==> flow/design.v <==
module	ARM_SingleCycle_DataPath
	#(parameter	BusWidth = 32)
	(input logic	i_CLK, i_RESET,
	input logic[1:0]				i_Reg_Src, i_Imm_Src,
	input logic						i_PC_Src, i_ALU_Src, 
	input logic						i_Mem_ToReg,
	input logic						i_Reg_Write,
	input logic[1:0]				i_ALU_Control,
	output logic[3:0]				o_ALU_Flags,
	input logic[23:0]				i_Instr,
	output logic[(BusWidth - 1):0]	o_PC, o_ALU_Result,
	output logic[(BusWidth - 1):0]	o_Write_Data,
	input logic[(BusWidth - 1):0]	i_Read_Data);
	logic[(BusWidth - 1):0]			s_PC_in;
	logic[(BusWidth - 1):0]			s_PC;
	logic[(BusWidth - 1):0]			s_PC_Plus4, s_PC_Plus8;
	logic[3:0]						s_Reg1_Address, s_Reg2_Address;
	logic[(BusWidth - 1):0]			s_Reg1_Data, s_Reg2_Data;
	logic[(BusWidth - 1):0]			s_ExtendedData;
	logic[6:0]						s_Shamt;
	logic[(BusWidth - 1):0]			s_Shifted_Data;
	logic[(BusWidth - 1):0]			s_ALU_Src2;
	logic[(BusWidth - 1):0]			s_ALU_Result;
	logic[(BusWidth - 1):0]			s_Result;
	ARM_Mux2				PC_Source
		(s_PC_Plus4, s_Result,
		i_PC_Src,
		s_PC_in);
	ARM_ProgramCounter		ProgramCounter
		(i_CLK, i_RESET,
		s_PC_in,
		s_PC);
	assign o_PC = s_PC;
	ARM_Adder				NextInstruction_Adder
		(s_PC,  32'd4,
		s_PC_Plus4);
	ARM_Adder				PC_Plus8_Adder
		( 32'd4, s_PC_Plus4,
		s_PC_Plus8);
	ARM_Mux2	Reg1_Source
		(i_Instr[19:16], 4'd15,
		i_Reg_Src[0],
		s_Reg1_Address[3:0]);
	ARM_Mux2	Reg2_Source
		(i_Instr[3:0], i_Instr[15:12],
		i_Reg_Src[1],
		s_Reg2_Address[3:0]);
	ARM_RegisterFile		RegisterFile
		(i_CLK, i_RESET,
		i_Reg_Write,
		s_Reg1_Address, s_Reg2_Address,
		 i_Instr[15:12],
		s_PC_Plus8,
		s_Result,
		s_Reg1_Data, s_Reg2_Data);
	ARM_ExtensionUnit		ExtensionUnit
		(i_Instr[23:0],
		i_Imm_Src,
		s_ExtendedData);
	ARM_Mux2				ALU_Src2_Mux
		(s_Reg2_Data, s_ExtendedData,
		i_ALU_Src,
		s_ALU_Src2);
	ARM_ALU					ALU
		(s_Reg1_Data, s_ALU_Src2,
		i_ALU_Control,
		s_ALU_Result,
		o_ALU_Flags);
	assign o_ALU_Result = s_ALU_Result;
	assign o_Write_Data = s_Reg2_Data;
	ARM_Mux2				Result_Source
		(s_ALU_Result, i_Read_Data,
		i_Mem_ToReg,
		s_Result);
endmodule
module	ARM_ProgramCounter
	#(parameter	AddressBusWidth	= 32)
	(input logic							i_CLK, i_RESET,
	input logic[(AddressBusWidth - 1):0]	i_Address,
	output logic[(AddressBusWidth - 1):0]	o_Address);
	always_ff	@(posedge i_CLK, posedge i_RESET)
	begin
		if (i_RESET)		o_Address <= 'd0;
		else				o_Address <= i_Address;
	end
endmodule
module	ARM_Adder
	#(parameter BusWidth = 32)
	(input logic[(BusWidth - 1):0]	i_Adder_Src1, i_Adder_Src2,
	output logic[(BusWidth - 1):0]	o_Adder_Result);
	assign o_Adder_Result = i_Adder_Src1 + i_Adder_Src2;
endmodule
module	ARM_RegisterFile
	#(parameter	BusWidth			= 32,
				RegisterFileSize	= 15)
	(input logic					i_CLK, i_RESET,
	input logic						i_Write_Enable,
	input logic[3:0]				i_Address_ToRead1, i_Address_ToRead2,
	input logic[3:0]				i_Address_ToWrite,
	input logic[(BusWidth - 1):0]	i_R15,
	input logic[(BusWidth - 1):0]	i_Write_Data,
	output logic[(BusWidth - 1):0]	o_Read_Data1, o_Read_Data2);
	int								i;
	logic[(BusWidth - 1):0]			RegisterFile[(RegisterFileSize - 1):0];
	always_ff	@(posedge i_CLK, posedge i_RESET)
	begin
		if (i_RESET)
		begin
			for (i = 0; i < 15; i = i + 1)		RegisterFile[i] <= 32'd0;
		end
		else if (i_Write_Enable)				RegisterFile[i_Address_ToWrite] <= i_Write_Data;
	end
	assign o_Read_Data1 = (i_Address_ToRead1 == 4'd15) ?	i_R15 : RegisterFile[i_Address_ToRead1];
	assign o_Read_Data2 = (i_Address_ToRead2 == 4'd15) ?	i_R15 : RegisterFile[i_Address_ToRead2];
endmodule
module	ARM_ExtensionUnit
	#(parameter	BusWidth			= 32,
				ExtendableDataWidth	= 24)
	(input logic[(ExtendableDataWidth - 1):0]	i_Data,
	input logic[1:0]							i_ExtensionControl,
	output logic[(BusWidth - 1):0]				o_Extension);
	typedef enum logic[1:0] {IMM_DATA_PROCESSING, IMM_MEM, IMM_BRANCH}	ExtensionType;
	always_comb
	begin
		case (i_ExtensionControl)
			IMM_DATA_PROCESSING:	o_Extension = {24'b0, i_Data[7:0]};
			IMM_MEM:				o_Extension = {20'b0, i_Data[11:0]};
			IMM_BRANCH:				o_Extension = {{6{i_Data[23]}}, i_Data[23:0], 2'b00};
			default:	o_Extension = 32'bx;
		endcase
	end
endmodule
module ARM_Shift
	#(parameter	BusWidth	= 32)
	(input logic[(BusWidth - 1):0]	i_Data,
	input logic[6:0]				i_Shamt,
	output logic[(BusWidth - 1):0]	o_Shifted_Data);
	int		l_Shamt;
	typedef enum logic[1:0]	{LSL, LSR, ASR, ROR}	t_ShiftType;
	logic[1:0]						s_ShiftType;
	assign s_ShiftType = i_Shamt[1:0];
	always_comb
	begin
		case (s_ShiftType)
			LSL:	o_Shifted_Data = (i_Data << i_Shamt[6:2]);
			LSR:	o_Shifted_Data = (i_Data >> i_Shamt[6:2]);
			ASR:	o_Shifted_Data = (i_Data >>> i_Shamt[6:2]);
			ROR:
			begin
				case(i_Shamt[6:2])
					4'd0:	o_Shifted_Data = i_Data;
					4'd1:
					begin
						o_Shifted_Data[((BusWidth - 1) - 1):0] = i_Data >> 1;
						o_Shifted_Data[(BusWidth - 1)] = i_Data[0];
					end
					4'd2:
					begin
						o_Shifted_Data[((BusWidth - 1) - 2):0] = i_Data >> 2;
						o_Shifted_Data[(BusWidth - 1):((BusWidth - 1) - 1)] = i_Data[1:0];
					end
					4'd3:
					begin
						o_Shifted_Data[((BusWidth - 1) - 3):0] = i_Data >> 3;
						o_Shifted_Data[(BusWidth - 1):((BusWidth - 1) - 2)] = i_Data[2:0];
					end
					4'd4:
					begin
						o_Shifted_Data[((BusWidth - 1) - 4):0] = i_Data >> 4;
						o_Shifted_Data[(BusWidth - 1):((BusWidth - 1) - 3)] = i_Data[3:0];
					end
					4'd5:
					begin
						o_Shifted_Data[((BusWidth - 1) - 5):0] = i_Data >> 5;
						o_Shifted_Data[(BusWidth - 1):((BusWidth - 1) - 4)] = i_Data[4:0];
					end
					4'd6:
					begin
						o_Shifted_Data[((BusWidth - 1) - 6):0] = i_Data >> 6;
						o_Shifted_Data[(BusWidth - 1):((BusWidth - 1) - 5)] = i_Data[5:0];
					end
					4'd7:
					begin
						o_Shifted_Data[((BusWidth - 1) - 7):0] = i_Data >> 7;
						o_Shifted_Data[(BusWidth - 1):((BusWidth - 1) - 6)] = i_Data[6:0];
					end
					4'd8:
					begin
						o_Shifted_Data[((BusWidth - 1) - 8):0] = i_Data >> 8;
						o_Shifted_Data[(BusWidth - 1):((BusWidth - 1) - 7)] = i_Data[7:0];
					end
					4'd9:
					begin
						o_Shifted_Data[((BusWidth - 1) - 9):0] = i_Data >> 9;
						o_Shifted_Data[(BusWidth - 1):((BusWidth - 1) - 8)] = i_Data[8:0];
					end
					4'd10:
					begin
						o_Shifted_Data[((BusWidth - 1) - 10):0] = i_Data >> 10;
						o_Shifted_Data[(BusWidth - 1):((BusWidth - 1) - 9)] = i_Data[9:0];
					end
					4'd11:
					begin
						o_Shifted_Data[((BusWidth - 1) - 11):0] = i_Data >> 11;
						o_Shifted_Data[(BusWidth - 1):((BusWidth - 1) - 10)] = i_Data[10:0];
					end
					4'd12:
					begin
						o_Shifted_Data[((BusWidth - 1) - 12):0] = i_Data >> 12;
						o_Shifted_Data[(BusWidth - 1):((BusWidth - 1) - 11)] = i_Data[11:0];
					end
					4'd13:
					begin
						o_Shifted_Data[((BusWidth - 1) - 13):0] = i_Data >> 13;
						o_Shifted_Data[(BusWidth - 1):((BusWidth - 1) - 12)] = i_Data[12:0];
					end
					4'd14:
					begin
						o_Shifted_Data[((BusWidth - 1) - 14):0] = i_Data >> 14;
						o_Shifted_Data[(BusWidth - 1):((BusWidth - 1) - 13)] = i_Data[13:0];
					end
					4'd15:
					begin
						o_Shifted_Data[((BusWidth - 1) - 15):0] = i_Data >> 15;
						o_Shifted_Data[(BusWidth - 1):((BusWidth - 1) - 14)] = i_Data[14:0];
					end
				endcase
			end
		endcase
	end
endmodule
module	ARM_ALU
	#(parameter	BusWidth	= 32)
	(input logic[(BusWidth - 1):0]	i_ALU_Src1, i_ALU_Src2,
	input logic[1:0]				i_ALU_Control,
	output logic[(BusWidth - 1):0]	o_ALU_Result,
	output logic[3:0]				o_ALU_Flags);
	logic[(BusWidth - 1):0]			s_ALU_Result;
	logic							s_Flag_Negative, s_Flag_Zero;
	logic							s_Flag_Carry, s_Flag_Overflow;
	logic[BusWidth:0]				s_Sum_Ext;
	logic							s_Sum_Carry;
	assign s_Sum_Ext = {1'b0, i_ALU_Src1} + {1'b0, i_ALU_Src2};
	assign s_Sum_Carry = s_Sum_Ext[BusWidth];
	typedef enum logic[1:0] {ADD, SUB, AND, ORR}	ALU_Operation;
	always_comb
	begin
		case (i_ALU_Control[1:0])
			ADD:	s_ALU_Result = i_ALU_Src1 + i_ALU_Src2;
			SUB:	s_ALU_Result = i_ALU_Src1 - i_ALU_Src2;
			AND:	s_ALU_Result = i_ALU_Src1 & i_ALU_Src2;
			ORR:	s_ALU_Result = i_ALU_Src1 | i_ALU_Src2;
			default:	s_ALU_Result = 32'b0;
		endcase
	end
	always_comb
	begin
		s_Flag_Negative = (s_ALU_Result[BusWidth - 1] == 1'b1) ?	1'b1 : 1'b0;
		s_Flag_Zero = (s_ALU_Result == 0) ?							1'b1 : 1'b0;
		case (i_ALU_Control[1:0])
			ADD:
			begin
				s_Flag_Carry = s_Sum_Carry;
				s_Flag_Overflow =	((~i_ALU_Src1[BusWidth - 1] & ~i_ALU_Src2[BusWidth - 1] & s_ALU_Result[BusWidth - 1]) |
									(i_ALU_Src1[BusWidth - 1] & i_ALU_Src2[BusWidth - 1] & ~s_ALU_Result[BusWidth - 1]));
			end
			SUB:
			begin
				s_Flag_Carry = (i_ALU_Src1 >= i_ALU_Src2) ?					1'b1 : 1'b0;
				s_Flag_Overflow =	((i_ALU_Src1[BusWidth - 1] & ~i_ALU_Src2[BusWidth - 1] & ~s_ALU_Result[BusWidth - 1]) |
									(~i_ALU_Src1[BusWidth - 1] & i_ALU_Src2[BusWidth - 1] & s_ALU_Result[BusWidth - 1]));
			end
			default:
			begin
				s_Flag_Carry = 1'bx;
				s_Flag_Overflow = 1'bx;
			end
		endcase
	end
	assign o_ALU_Result =	s_ALU_Result;
	assign o_ALU_Flags =	{s_Flag_Negative, s_Flag_Zero,
							s_Flag_Carry, s_Flag_Overflow};
endmodule
module ARM_Mux2
	#(parameter	BusWidth	= 32)
	(input logic[(BusWidth - 1):0]	i_Mux_Src0, i_Mux_Src1,
	input logic						i_Mux_Src_Select,
	output logic[(BusWidth - 1):0]	o_Mux_out);
	assign o_Mux_out = (i_Mux_Src_Select) ?	i_Mux_Src1 : i_Mux_Src0;
endmodule
module ARM_SyngleCycle_Controller
	(input logic		i_CLK, i_RESET,
	input logic[3:0]	i_ALU_Flags,
	output logic[1:0]	o_Reg_Src, o_Imm_Src,
	output logic		o_PC_Src, o_ALU_Src,
	output logic		o_Mem_ToReg,
	output logic		o_Reg_Write, o_Mem_Write,
	output logic[1:0]	o_ALU_Control,
	input logic[15:0]	i_Instr);
	logic[3:0]			s_Cond;
	logic[1:0]			s_Flag_Write;
	logic				s_PC_Src;
	logic				s_Reg_Write, s_Mem_Write;
	logic				s_No_Write;
	logic[1:0]			s_Op;
	logic[5:0]			s_Funct;
	logic[3:0]			s_Rd;
	assign s_Cond	= i_Instr[15:12];
	assign s_Op		= i_Instr[11:10];
	assign s_Funct	= i_Instr[9:4];
	assign s_Rd		= i_Instr[3:0];
	ARM_SyngleCycle_Decoder				Decoder
		(s_Op,
		s_Funct,
		s_Rd,
		s_Flag_Write,
		s_PC_Src,
		s_Reg_Write, s_Mem_Write,
		s_No_Write,
		o_Mem_ToReg,
		o_ALU_Src,
		o_Reg_Src, o_Imm_Src,
		o_ALU_Control);
	ARM_SyngleCycle_ConditionalLogic	ConditionalLogic
		(i_CLK, i_RESET,
		s_Cond,
		i_ALU_Flags,
		s_Flag_Write,
		s_PC_Src,
		s_Reg_Write, s_Mem_Write,
		s_No_Write,
		o_PC_Src,
		o_Reg_Write, o_Mem_Write);
endmodule
module	ARM_SyngleCycle_Decoder
	(input logic[1:0]	i_Op,
	input logic[5:0]	i_Funct,
	input logic[3:0]	i_Rd,
	output logic[1:0]	o_Flag_Write,
	output logic		o_PC_Src,
	output logic		o_Reg_Write, o_Mem_Write,
	output logic		o_No_Write,
	output logic		o_Mem_ToReg,
	output logic		o_ALU_Src,
	output logic[1:0]	o_Reg_Src, o_Imm_Src,
	output logic[1:0]	o_ALU_Control);
	logic				s_ALU_Operation;
	logic				s_Branch;
	ARM_SyngleCycle_ALU_Decoder		ALU_Decoder
		(i_Funct[4:0],
		s_ALU_Operation,
		o_ALU_Control, o_Flag_Write,
		o_No_Write);
	ARM_SyngleCycle_Main_Decoder	Main_Decoder
		(i_Op, {i_Funct[5], i_Funct[0]},
		o_Reg_Src, o_Imm_Src,
		o_ALU_Src,
		o_Reg_Write, o_Mem_Write,
		o_Mem_ToReg,
		s_ALU_Operation,
		s_Branch);
	ARM_SyngleCycle_PC_Logic		PC_Logic
		(i_Rd,
		s_Branch, o_Reg_Write,
		o_PC_Src);
endmodule
module	ARM_SyngleCycle_ALU_Decoder
	(input logic[4:0]	i_Funct,
	input logic			i_ALU_Operation,
	output logic[1:0]	o_ALU_Control, o_Flag_Write,
	output logic		o_No_Write);
	typedef enum logic[3:0]	{ADD = 4'b0100,
							SUB = 4'b0010,
							AND = 4'b0000,
							ORR = 4'b1100,
							CMP = 4'b1010}	InstructionType;
	always_comb
	begin
		if (i_ALU_Operation)
		begin
			o_ALU_Control		= 2'bxx;
			o_No_Write			= 1'bx;
			o_Flag_Write		= 2'b00;
			case (i_Funct[4:1])
				ADD:
				begin
					o_ALU_Control		= 2'b00;
					o_No_Write			= 1'b0;
					if (i_Funct[0])		o_Flag_Write	= 2'b11;
				end
				SUB:
				begin
					o_ALU_Control		= 2'b01;
					o_No_Write			= 1'b0;
					if (i_Funct[0])		o_Flag_Write	= 2'b11;
				end
				AND:
				begin
					o_ALU_Control		= 2'b10;
					o_No_Write			= 1'b0;
					if (i_Funct[0])		o_Flag_Write	= 2'b10;
				end
				ORR:
				begin
					o_ALU_Control		= 2'b11;
					o_No_Write			= 1'b0;
					if (i_Funct[0])		o_Flag_Write	= 2'b10;
				end
				CMP:
				begin
					o_ALU_Control		= 2'b01;
					o_No_Write			= 1'b1;
					if (i_Funct[0])		o_Flag_Write	= 2'b11;
				end
				default:
				begin
					o_ALU_Control		= 2'bxx;
					o_No_Write			= 1'bx;
					o_Flag_Write		= 2'bxx;
				end
			endcase
		end
		else
		begin
			o_ALU_Control	= 2'b0;
			o_Flag_Write	= 2'b0;
			o_No_Write		= 1'b0;
		end
	end
endmodule
module	ARM_SyngleCycle_Main_Decoder
	(input logic[1:0]	i_Op, i_Funct,
	output logic[1:0]	o_Reg_Src, o_Imm_Src,
	output logic		o_ALU_Src,
	output logic		o_Reg_Write, o_Mem_Write,
	output logic		o_Mem_ToReg,
	output logic		o_ALU_Operation,
	output logic		o_Branch);
	typedef enum logic[1:0] {DATA_PROCESSING,
							MEM_CONTROL,
							BRANCH}	InstructionType;
	always_comb
	begin
		case (i_Op)
			DATA_PROCESSING:
			begin
				if (i_Funct[1])
				begin
					o_Branch		= 1'b0;
					o_Mem_ToReg		= 1'b0;
					o_Mem_Write		= 1'b0;
					o_ALU_Src		= 1'b1;
					o_Imm_Src		= 2'b00;
					o_Reg_Write		= 1'b1;
					o_Reg_Src		= 2'bx0;
					o_ALU_Operation	= 1'b1;
				end
				else
				begin
					o_Branch		= 1'b0;
					o_Mem_ToReg		= 1'b0;
					o_Mem_Write		= 1'b0;
					o_ALU_Src		= 1'b0;
					o_Imm_Src		= 2'bxx;
					o_Reg_Write		= 1'b1;
					o_Reg_Src		= 2'b00;
					o_ALU_Operation	= 1'b1;
				end
			end
			MEM_CONTROL:
			begin
				if (i_Funct[0])
				begin
					o_Branch		= 1'b0;
					o_Mem_ToReg		= 1'b1;
					o_Mem_Write		= 1'b0;
					o_ALU_Src		= 1'b1;
					o_Imm_Src		= 2'b01;
					o_Reg_Write		= 1'b1;
					o_Reg_Src		= 2'bx0;
					o_ALU_Operation	= 1'b0;
				end
				else
				begin
					o_Branch		= 1'b0;
					o_Mem_ToReg		= 1'bx;
					o_Mem_Write		= 1'b1;
					o_ALU_Src		= 1'b1;
					o_Imm_Src		= 2'b01;
					o_Reg_Write		= 1'b0;
					o_Reg_Src		= 2'b10;
					o_ALU_Operation	= 1'b0;
				end
			end
			BRANCH:
			begin
				o_Branch		= 1'b1;
				o_Mem_ToReg		= 1'b0;
				o_Mem_Write		= 1'b0;
				o_ALU_Src		= 1'b1;
				o_Imm_Src		= 2'b10;
				o_Reg_Write		= 1'b0;
				o_Reg_Src		= 2'bx1;
				o_ALU_Operation	= 1'b0;
			end
			default:
			begin
				o_Branch		= 1'bx;
				o_Mem_ToReg		= 1'bx;
				o_Mem_Write		= 1'bx;
				o_ALU_Src		= 1'bx;
				o_Imm_Src		= 2'bxx;
				o_Reg_Write		= 1'bx;
				o_Reg_Src		= 2'bxx;
				o_ALU_Operation	= 1'bx;
			end
		endcase
	end
endmodule
module	ARM_SyngleCycle_PC_Logic
	(input logic[3:0]	i_Rd,
	input logic			i_Branch, i_Reg_Write,
	output logic		o_PC_Src);
	assign o_PC_Src = (((i_Rd == 4'd15) & i_Reg_Write) | i_Branch) ?	1'b1 : 1'b0;
endmodule
module	ARM_SyngleCycle_ConditionalLogic
	(input logic		i_CLK, i_RESET,
	input logic[3:0]	i_Cond,
	input logic[3:0]	i_ALU_Flags,
	input logic[1:0]	i_Flag_Write,
	input logic			i_PC_Src,
	input logic			i_Reg_Write, i_Mem_Write,
	input logic			i_No_Write,
	output logic		o_PC_Src,
	output logic		o_Reg_Write, o_Mem_Write);
	logic[1:0]			s_Flags_NZ, s_Flags_CV;
	logic				s_Cond_Executed;
	logic[1:0]			s_Flag_Write;
	assign s_Flag_Write = (s_Cond_Executed) ?	i_Flag_Write : 2'b00;
	always_ff	@(posedge i_CLK, posedge i_RESET)
	begin
		if (i_RESET)
		begin
			s_Flags_NZ <= 2'b00;
			s_Flags_CV <= 2'b00;
		end
		else
		begin
			if (s_Flag_Write[1])	s_Flags_NZ <= i_ALU_Flags[3:2];
			if (s_Flag_Write[0])	s_Flags_CV <= i_ALU_Flags[1:0];
		end
	end
	ARM_SyngleCycle_ConditionCheck	ConditionCheck
		(i_Cond,
		s_Flags_NZ,
		s_Flags_CV,
		s_Cond_Executed);
	always_comb
	begin
		if (s_Cond_Executed)
		begin
			o_PC_Src = i_PC_Src;
			o_Mem_Write = i_Mem_Write;
			if (~i_No_Write)	o_Reg_Write = i_Reg_Write;
			else					o_Reg_Write = 1'b0;
		end
		else
		begin
			o_PC_Src = 1'b0;
			o_Mem_Write = 1'b0;
			o_Reg_Write = 1'b0;
		end
	end
endmodule
module	ARM_SyngleCycle_ConditionCheck
	(input logic[3:0]	i_Cond,
	input logic[1:0]	i_Flags_NZ,
	input logic[1:0]	i_Flags_CV,
	output logic		o_Cond_Executed);
	typedef enum logic[3:0]	{EQ, NE, CS, LO,
							MI, PL, VS, VC,
							HI,	LS, GE, LT,
							GT, LE, AL}	ConditionTyoe;
	always_comb
	begin
		case (i_Cond)
			EQ:	if (i_Flags_NZ[0])		o_Cond_Executed = 1'b1;
				else					o_Cond_Executed = 1'b0;
			NE:	if (i_Flags_NZ[0] == 0)	o_Cond_Executed = 1'b1;
				else					o_Cond_Executed = 1'b0;
			CS:	if (i_Flags_CV[1])		o_Cond_Executed = 1'b1;
				else					o_Cond_Executed = 1'b0;
			LO:	if (i_Flags_CV[1] == 0)	o_Cond_Executed = 1'b1;
				else					o_Cond_Executed = 1'b0;
			MI:	if (i_Flags_NZ[1])		o_Cond_Executed = 1'b1;
				else					o_Cond_Executed = 1'b0;
			PL:	if (i_Flags_NZ[1] == 0)	o_Cond_Executed = 1'b1;
				else					o_Cond_Executed = 1'b0;
			VS:	if (i_Flags_CV[0])		o_Cond_Executed = 1'b1;
				else					o_Cond_Executed = 1'b0;
			VC:	if (i_Flags_CV[0] == 0)	o_Cond_Executed = 1'b1;
				else					o_Cond_Executed = 1'b0;
			HI:	if ((i_Flags_NZ[0] == 0) & (i_Flags_CV[1]))	o_Cond_Executed = 1'b1;
				else										o_Cond_Executed = 1'b0;
			LS:	if ((i_Flags_NZ[0]) | (i_Flags_CV[1] == 0))	o_Cond_Executed = 1'b1;
				else										o_Cond_Executed = 1'b0;
			GE:	if (~((i_Flags_NZ[1]) ^ (i_Flags_CV[0])))	o_Cond_Executed = 1'b1;
				else										o_Cond_Executed = 1'b0;
			LT:	if (((i_Flags_NZ[1]) ^ (i_Flags_CV[0])))	o_Cond_Executed = 1'b1;
				else										o_Cond_Executed = 1'b0;
			GT:	if ((~i_Flags_NZ[0]) & (~((i_Flags_NZ[1]) ^ (i_Flags_CV[0]))))	o_Cond_Executed = 1'b1;
				else															o_Cond_Executed = 1'b0;
			LE:	if ((i_Flags_NZ[0]) | (((i_Flags_NZ[1]) ^ (i_Flags_CV[0]))))	o_Cond_Executed = 1'b1;
				else															o_Cond_Executed = 1'b0;
			AL:	o_Cond_Executed = 1'b1;
			default:	o_Cond_Executed = 1'bx;
		endcase
	end
endmodule
module ARM_SingleCycle_CPU
	#(parameter	BusWidth	= 32)
	(input logic		i_CLK, i_RESET,
	input logic[(BusWidth - 1):0]	i_Instr,
	output logic[(BusWidth - 1):0]	o_PC,
	output logic[(BusWidth - 1):0]	o_Data_Address,
	output logic					o_Mem_Write,
	output logic[(BusWidth - 1):0]	o_Write_Data,
	input logic[(BusWidth - 1):0]	i_Read_Data);
	logic[3:0]			s_ALU_Flags;
	logic[1:0]			s_Reg_Src, s_Imm_Src;
	logic				s_PC_Src, s_ALU_Src;
	logic[1:0]			s_ALU_Control;
	logic				s_Mem_ToReg;
	logic				s_Reg_Write; 
	ARM_SingleCycle_DataPath	Datapath
		(i_CLK, i_RESET,
		s_Reg_Src, s_Imm_Src,
		s_PC_Src, s_ALU_Src,
		s_Mem_ToReg,
		s_Reg_Write,
		s_ALU_Control,
		s_ALU_Flags,
		i_Instr[23:0],
		o_PC, o_Data_Address,
		o_Write_Data,
		i_Read_Data);
	ARM_SyngleCycle_Controller	Controller
		(i_CLK, i_RESET,
		s_ALU_Flags,
		s_Reg_Src, s_Imm_Src,
		s_PC_Src, s_ALU_Src,
		s_Mem_ToReg,
		s_Reg_Write, o_Mem_Write,
		s_ALU_Control,
		{i_Instr[31:20], i_Instr[15:12]});
endmodule
== From RTL to reports: ARM_SingleCycle_CPU ==
The steps from the RTL of ARM_SingleCycle_CPU to its reports follow in flow order.
Lines are those of the file above, counted from 1.
Library cell names are shortened.
Not given: n/a
Inputs
  design top: ARM_SingleCycle_CPU
  clock: i_CLK
  library: sky130hd
  corner: tt_025C_1v80

== Word-level counts ==
Source: Yosys, flattened and elaborated. Widths are those after wreduce. Registers that Yosys merges into a memory's read port (data or address) are not register bits. Print and check cells do not count.
Bit counts
  bits in writable memories: 0
  word-level cells: 210
  bits in latches: 0
  register bits after elaboration: 516
  bits of input ports: 66
  output and inout bits: 97
  memory bits (read-only): 0
  memory cells: 0
  clocked read ports x word width: 0
Cells by class
  order comparisons: 1
  bitwise gates (word level): 25
  $add $sub $neg: 5
  multiply operators: 0
  equality and inequality tests: 70
  mux-type cells: 60
  shifts and indexed selects: 0
  reductions and logical operators: 31
  div/mod/pow operators: 0
Operators with widths (count)
  parallel mux 32 bit (select 15 bit): 2
  two-way mux 32 bit: 5
  == test 4 bit with constant B: 33
  parallel mux 32 bit (select 4 bit): 1
  parallel mux 32 bit (select 3 bit): 1
  == test 4 x 3 -> 1 bit with constant B: 17
  == test 4 x 2 -> 1 bit with constant B: 9
  adder 32 x 32 -> 33 bit: 1
  adder 3 x 32 -> 32 bit with constant A: 1
  adder 32 x 3 -> 32 bit with constant B: 1
  adder 32 bit: 1
  subtractor 32 bit: 1
  greater-or-equal comparator 32 bit: 1
  AND 32 bit: 1
  bitwise OR 32 bit: 1
  zero test 32 bit: 1
  AND reduction 2 bit: 15
  two-way mux 1 bit: 27
  zero test 4 bit: 5
  == test 4 x 1 -> 1 bit with constant B: 4
  parallel mux 1 bit (select 2 bit): 8
  two-way mux 2 bit: 8
  parallel mux 1 bit (select 15 bit): 1
  parallel mux 2 bit (select 3 bit): 2
  AND 1 bit: 11
  OR reduction 2 bit: 5
  == test 2 bit with constant B: 4
  parallel mux 2 bit (select 4 bit): 1
Not listed: further kinds 10, cells in them 24.

== Longest topological paths ==
Yosys ltp: most cells in a row. Word level: on the elaborated netlist, between registers, memories and ports. Mapped: between sequential cells and ports; inverters and the memories' decode and read muxes count.
Logic depth
  depth in word-level cells: 13
  ABC_AREA: 1
  mapped depth: 38
  gate-level depth less buffers: 37

== After synthesis ==
Yosys stat after the flow's synthesis: flattened, memories mapped to cells. It holds for the ABC_AREA given above (unset counts as 0); a run with the other value may have another netlist.
Cell types
  dfrtp_1: count 516, total area 1.29E+04 µm²
  nand2_1: count 1687, total area 6.33E+03 µm²
  o21ai_0: count 587, total area 2.94E+03 µm²
  inv_1: count 746, total area 2.8E+03 µm²
  nand3_1: count 315, total area 1.58E+03 µm²
  ha_1: count 107, total area 1.34E+03 µm²
  o22ai_1: count 201, total area 1.26E+03 µm²
  nor2_1: count 311, total area 1167.37 µm²
  a21oi_1: count 124, total area 620.595 µm²
  clkbuf_1: count 154, total area 578.054 µm²
  nand4_1: count 89, total area 556.784 µm²
  buf_2: count 81, total area 405.389 µm²
  a221oi_1: count 46, total area 402.886 µm²
  o21ai_1: count 69, total area 345.331 µm²
  nor3_1: count 62, total area 310.298 µm²
  o2111ai_1: count 28, total area 245.235 µm²
  xor2_1: count 16, total area 140.134 µm²
  nand2_2: count 21, total area 131.376 µm²
Not listed: further types 40, cells in them 242.
Mapped netlist
  buffer cells: 274
  cell count: 5402
  sequential area: 12912.4 µm²
  flip-flops: 516
  synthesis area: 35824.4 µm²

== Worst setup path after synthesis ==
Path of least setup slack by OpenSTA after synthesis, without wires, with an ideal clock, recovery checks aside; 20% of the period is set as input and as output delay. Where synthesis merged equal registers, the netlist keeps one of their names.
Timing path post-synthesis
  path kind: input port to output port
  from: in i_Instr[27]
  to: out o_Data_Address[31]
  path buffers: 4
  input delay: 2.800 ns
  data arrival time: 6.434 ns
  required time: 11.200 ns
  period: 14.0 ns
  stages: 28
  delay of the path: 3.634 ns
  slack: 4.766 ns
  period reached after synthesis: 9.234 ns
"delay of the path" = arrival - input delay + setup time.
At an output port there is no setup time.
"stages" counts driving pins, that of a launching flip-flop among them; a cell with two outputs on the path counts twice.
"period reached after synthesis" is the clock period less the worst setup slack; recovery checks do not enter. This is arithmetic on one report: input and output delays are still those of the set period (20% each).
Between the ends stands the longest chain of elaborated cells between them, by number of cells; it is not shown to be the way that was timed. Of several equally long chains one is given.
Each line given opens the expression or statement behind the cell; cells for indexed reads and writes are added by Yosys, which also makes memories of some case tables.
On the way, post-synthesis
  cell sequence: inv_1 ha_1 buf_4 o21ai_0 nor2_1 nand2_1 buf_2 buf_2 o22ai_1 nor3_1 nand3_1 nand2_1 nand2_1 o21bai_1 ha_1 nor2_1 nand2_1 nand2_1 nand2_1 nand2_1 nand2_1 nand2_1 nand2_1 nand3_1 a21oi_1 nor2_1 inv_1 buf_4
  cells in the longest elaborated chain: 9
Ends and longest elaborated chain, post-synthesis
  start, declared: line 623  | input logic[(BusWidth - 1):0] i_Instr,
  == test 2 bit: line 444  | case (i_Op)
  parallel mux 2 bit (select 3 bit): line 444
  two-way mux 4 bit: line 289  | assign o_Mux_out = (i_Mux_Src_Select) ? i_Mux_Src1 : i_Mux_Src0;
  == test 4 bit: line 114  | assign o_Read_Data2 = (i_Address_ToRead2 == 4'd15) ? i_R15 : RegisterFile[i_Address_ToRead2];
  parallel mux 32 bit (select 15 bit): line 114
  two-way mux 32 bit: line 114
  two-way mux 32 bit: line 289
  subtractor 32 bit: line 250  | SUB: s_ALU_Result = i_ALU_Src1 - i_ALU_Src2;
  parallel mux 32 bit (select 4 bit): line 248  | case (i_ALU_Control[1:0])
  end, declared: line 625  | output logic[(BusWidth - 1):0] o_Data_Address,
Some nets on the timed path still bear RTL names; the line given drives or declares the net.
Named nets, post-synthesis
  o_Write_Data[1]: line 114
  Datapath.ALU.s_Flag_Negative: line 258  | s_Flag_Negative = (s_ALU_Result[BusWidth - 1] == 1'b1) ? 1'b1 : 1'b0;

== Timing after layout ==
Path of least setup slack in the final report of run A (OpenROAD, finished layout, wires in). Where an end is a register, its clock arrival counts in the times.
Timing path post-layout
  path kind: input port to output port
  from: in i_Instr[26]
  to: out o_Data_Address[8]
  stages: 42
  slack: -0.07 ns
  input delay: 1.70 ns
  path buffers: 22
  data arrival time: 6.86 ns
  period: 8.49 ns
  required time: 6.79 ns
Between the ends stands the longest chain of elaborated cells between them, by number of cells; it is not shown to be the way that was timed. Of several equally long chains one is given.
On the way, post-layout
  cell sequence: buf_6 buf_8 ha_4 buf_12 buf_8 o21ai_4 buf_6 nor2_4 buf_8 nand2_4 buf_12 buf_12 buf_8 buf_6 o22ai_4 nor3_2 nand4_1 o211ai_1 [6 not listed] buf_4 nand2_2 nand3_4 buf_6 nand2_4 nand2_4 buf_6 buf_6 buf_6 buf_6 buf_6 buf_6 buf_6 nand2_4 nand3_4 nand2_4 inv_2 buf_6
  cells in the longest elaborated chain: 9
Ends and longest elaborated chain, post-layout
  start, declared: line 623  | input logic[(BusWidth - 1):0] i_Instr,
  == test 2 bit: line 444  | case (i_Op)
  parallel mux 2 bit (select 3 bit): line 444
  two-way mux 4 bit: line 289  | assign o_Mux_out = (i_Mux_Src_Select) ? i_Mux_Src1 : i_Mux_Src0;
  == test 4 bit: line 114  | assign o_Read_Data2 = (i_Address_ToRead2 == 4'd15) ? i_R15 : RegisterFile[i_Address_ToRead2];
  parallel mux 32 bit (select 15 bit): line 114
  two-way mux 32 bit: line 114
  two-way mux 32 bit: line 289
  subtractor 32 bit: line 250  | SUB: s_ALU_Result = i_ALU_Src1 - i_ALU_Src2;
  parallel mux 32 bit (select 4 bit): line 248  | case (i_ALU_Control[1:0])
  end, declared: line 625  | output logic[(BusWidth - 1):0] o_Data_Address,

Ticket comment

Stored flow runs of ARM_SingleCycle_CPU (3 of them; Yosys, OpenROAD, sky130hd). They differ in their settings and are not a sequence. Constraints: input delay and output delay 20% of the set period each, output load 0.01 pF.
"clock period reached": clock period set for the run, less the worst setup slack. It is reckoned from that one timing run; input and output delays stay at 20% of the period that was set.
"time used up by the worst setup path" means the part of the period allowed to the worst setup path (the constraints hold back 20% at inputs and 20% at outputs) less its slack; where the path has registers, the arrival times of their clocks count too.
By "overall power" is meant OpenSTA's value without simulated activity: inputs other than the clock are taken to toggle once in ten clock periods, and the tool carries that through the logic.

==> run A: settings <==
{ "ABC_AREA": 1, "CORE_UTILIZATION": 28, "CTS_CLUSTER_SIZE": 61, "GPL_TIMING_DRIVEN": 1, "MIN_ROUTING_LAYER": "met2", "PLACE_DENSITY": 0.47, "SETUP_SLACK_MARGIN": 1.55, "SLEW_MARGIN": 40, "period_ns": 8.49, "CAP_MARGIN": 20, "CORE_MARGIN": 2 }
==> run A: results <==
standard-cell area after routing: 52877.0 µm²
time used up by the worst setup path: 5.16 ns
critical path type: input port to output port
utilization after layout: 41.6 %
clock period reached: 8.561 ns
overall die area: 130820.0 µm²
netlist area reported by Yosys: 35824.4 µm²
total negative slack: -0.071 ns
final worst hold slack: 0.486 ns
worst slack on setup checks: -0.071 ns
overall power: 0.018411 W

==> run B: settings <==
{ "PLACE_DENSITY_LB_ADDON": 0.19, "SETUP_SLACK_MARGIN": 2.76, "period_ns": 14.0, "CAP_MARGIN": 20, "CORE_MARGIN": 2, "CORE_UTILIZATION": 40, "SLEW_MARGIN": 20 }
==> run B: results <==
standard-cell area after routing: 39962.1 µm²
time used up by the worst setup path: 5.73 ns
critical path type: input port to output port
utilization after layout: 50.4 %
clock period reached: 11.330 ns
overall die area: 82624.6 µm²
netlist area reported by Yosys: 32137.1 µm²
total negative slack: 0.000 ns
final worst hold slack: 0.507 ns
worst slack on setup checks: 2.670 ns
overall power: 0.007417 W

==> run C: settings <==
{ "ABC_AREA": 1, "CAP_MARGIN": 20, "CELL_PAD_IN_SITES_DETAIL_PLACEMENT": 2, "CELL_PAD_IN_SITES_GLOBAL_PLACEMENT": 1, "CORE_ASPECT_RATIO": 1.24, "CORE_UTILIZATION": 67, "CTS_CLUSTER_SIZE": 15, "GPL_ROUTABILITY_DRIVEN": 0, "GPL_TIMING_DRIVEN": 1, "HOLD_SLACK_MARGIN": 0.21, "PLACE_DENSITY": 0.48, "SETUP_SLACK_MARGIN": 2.61, "SLEW_MARGIN": 5, "TNS_END_PERCENT": 90, "period_ns": 8.97, "CORE_MARGIN": 2 }
==> run C: results <==
no final report: placement broke off with GPL-0301
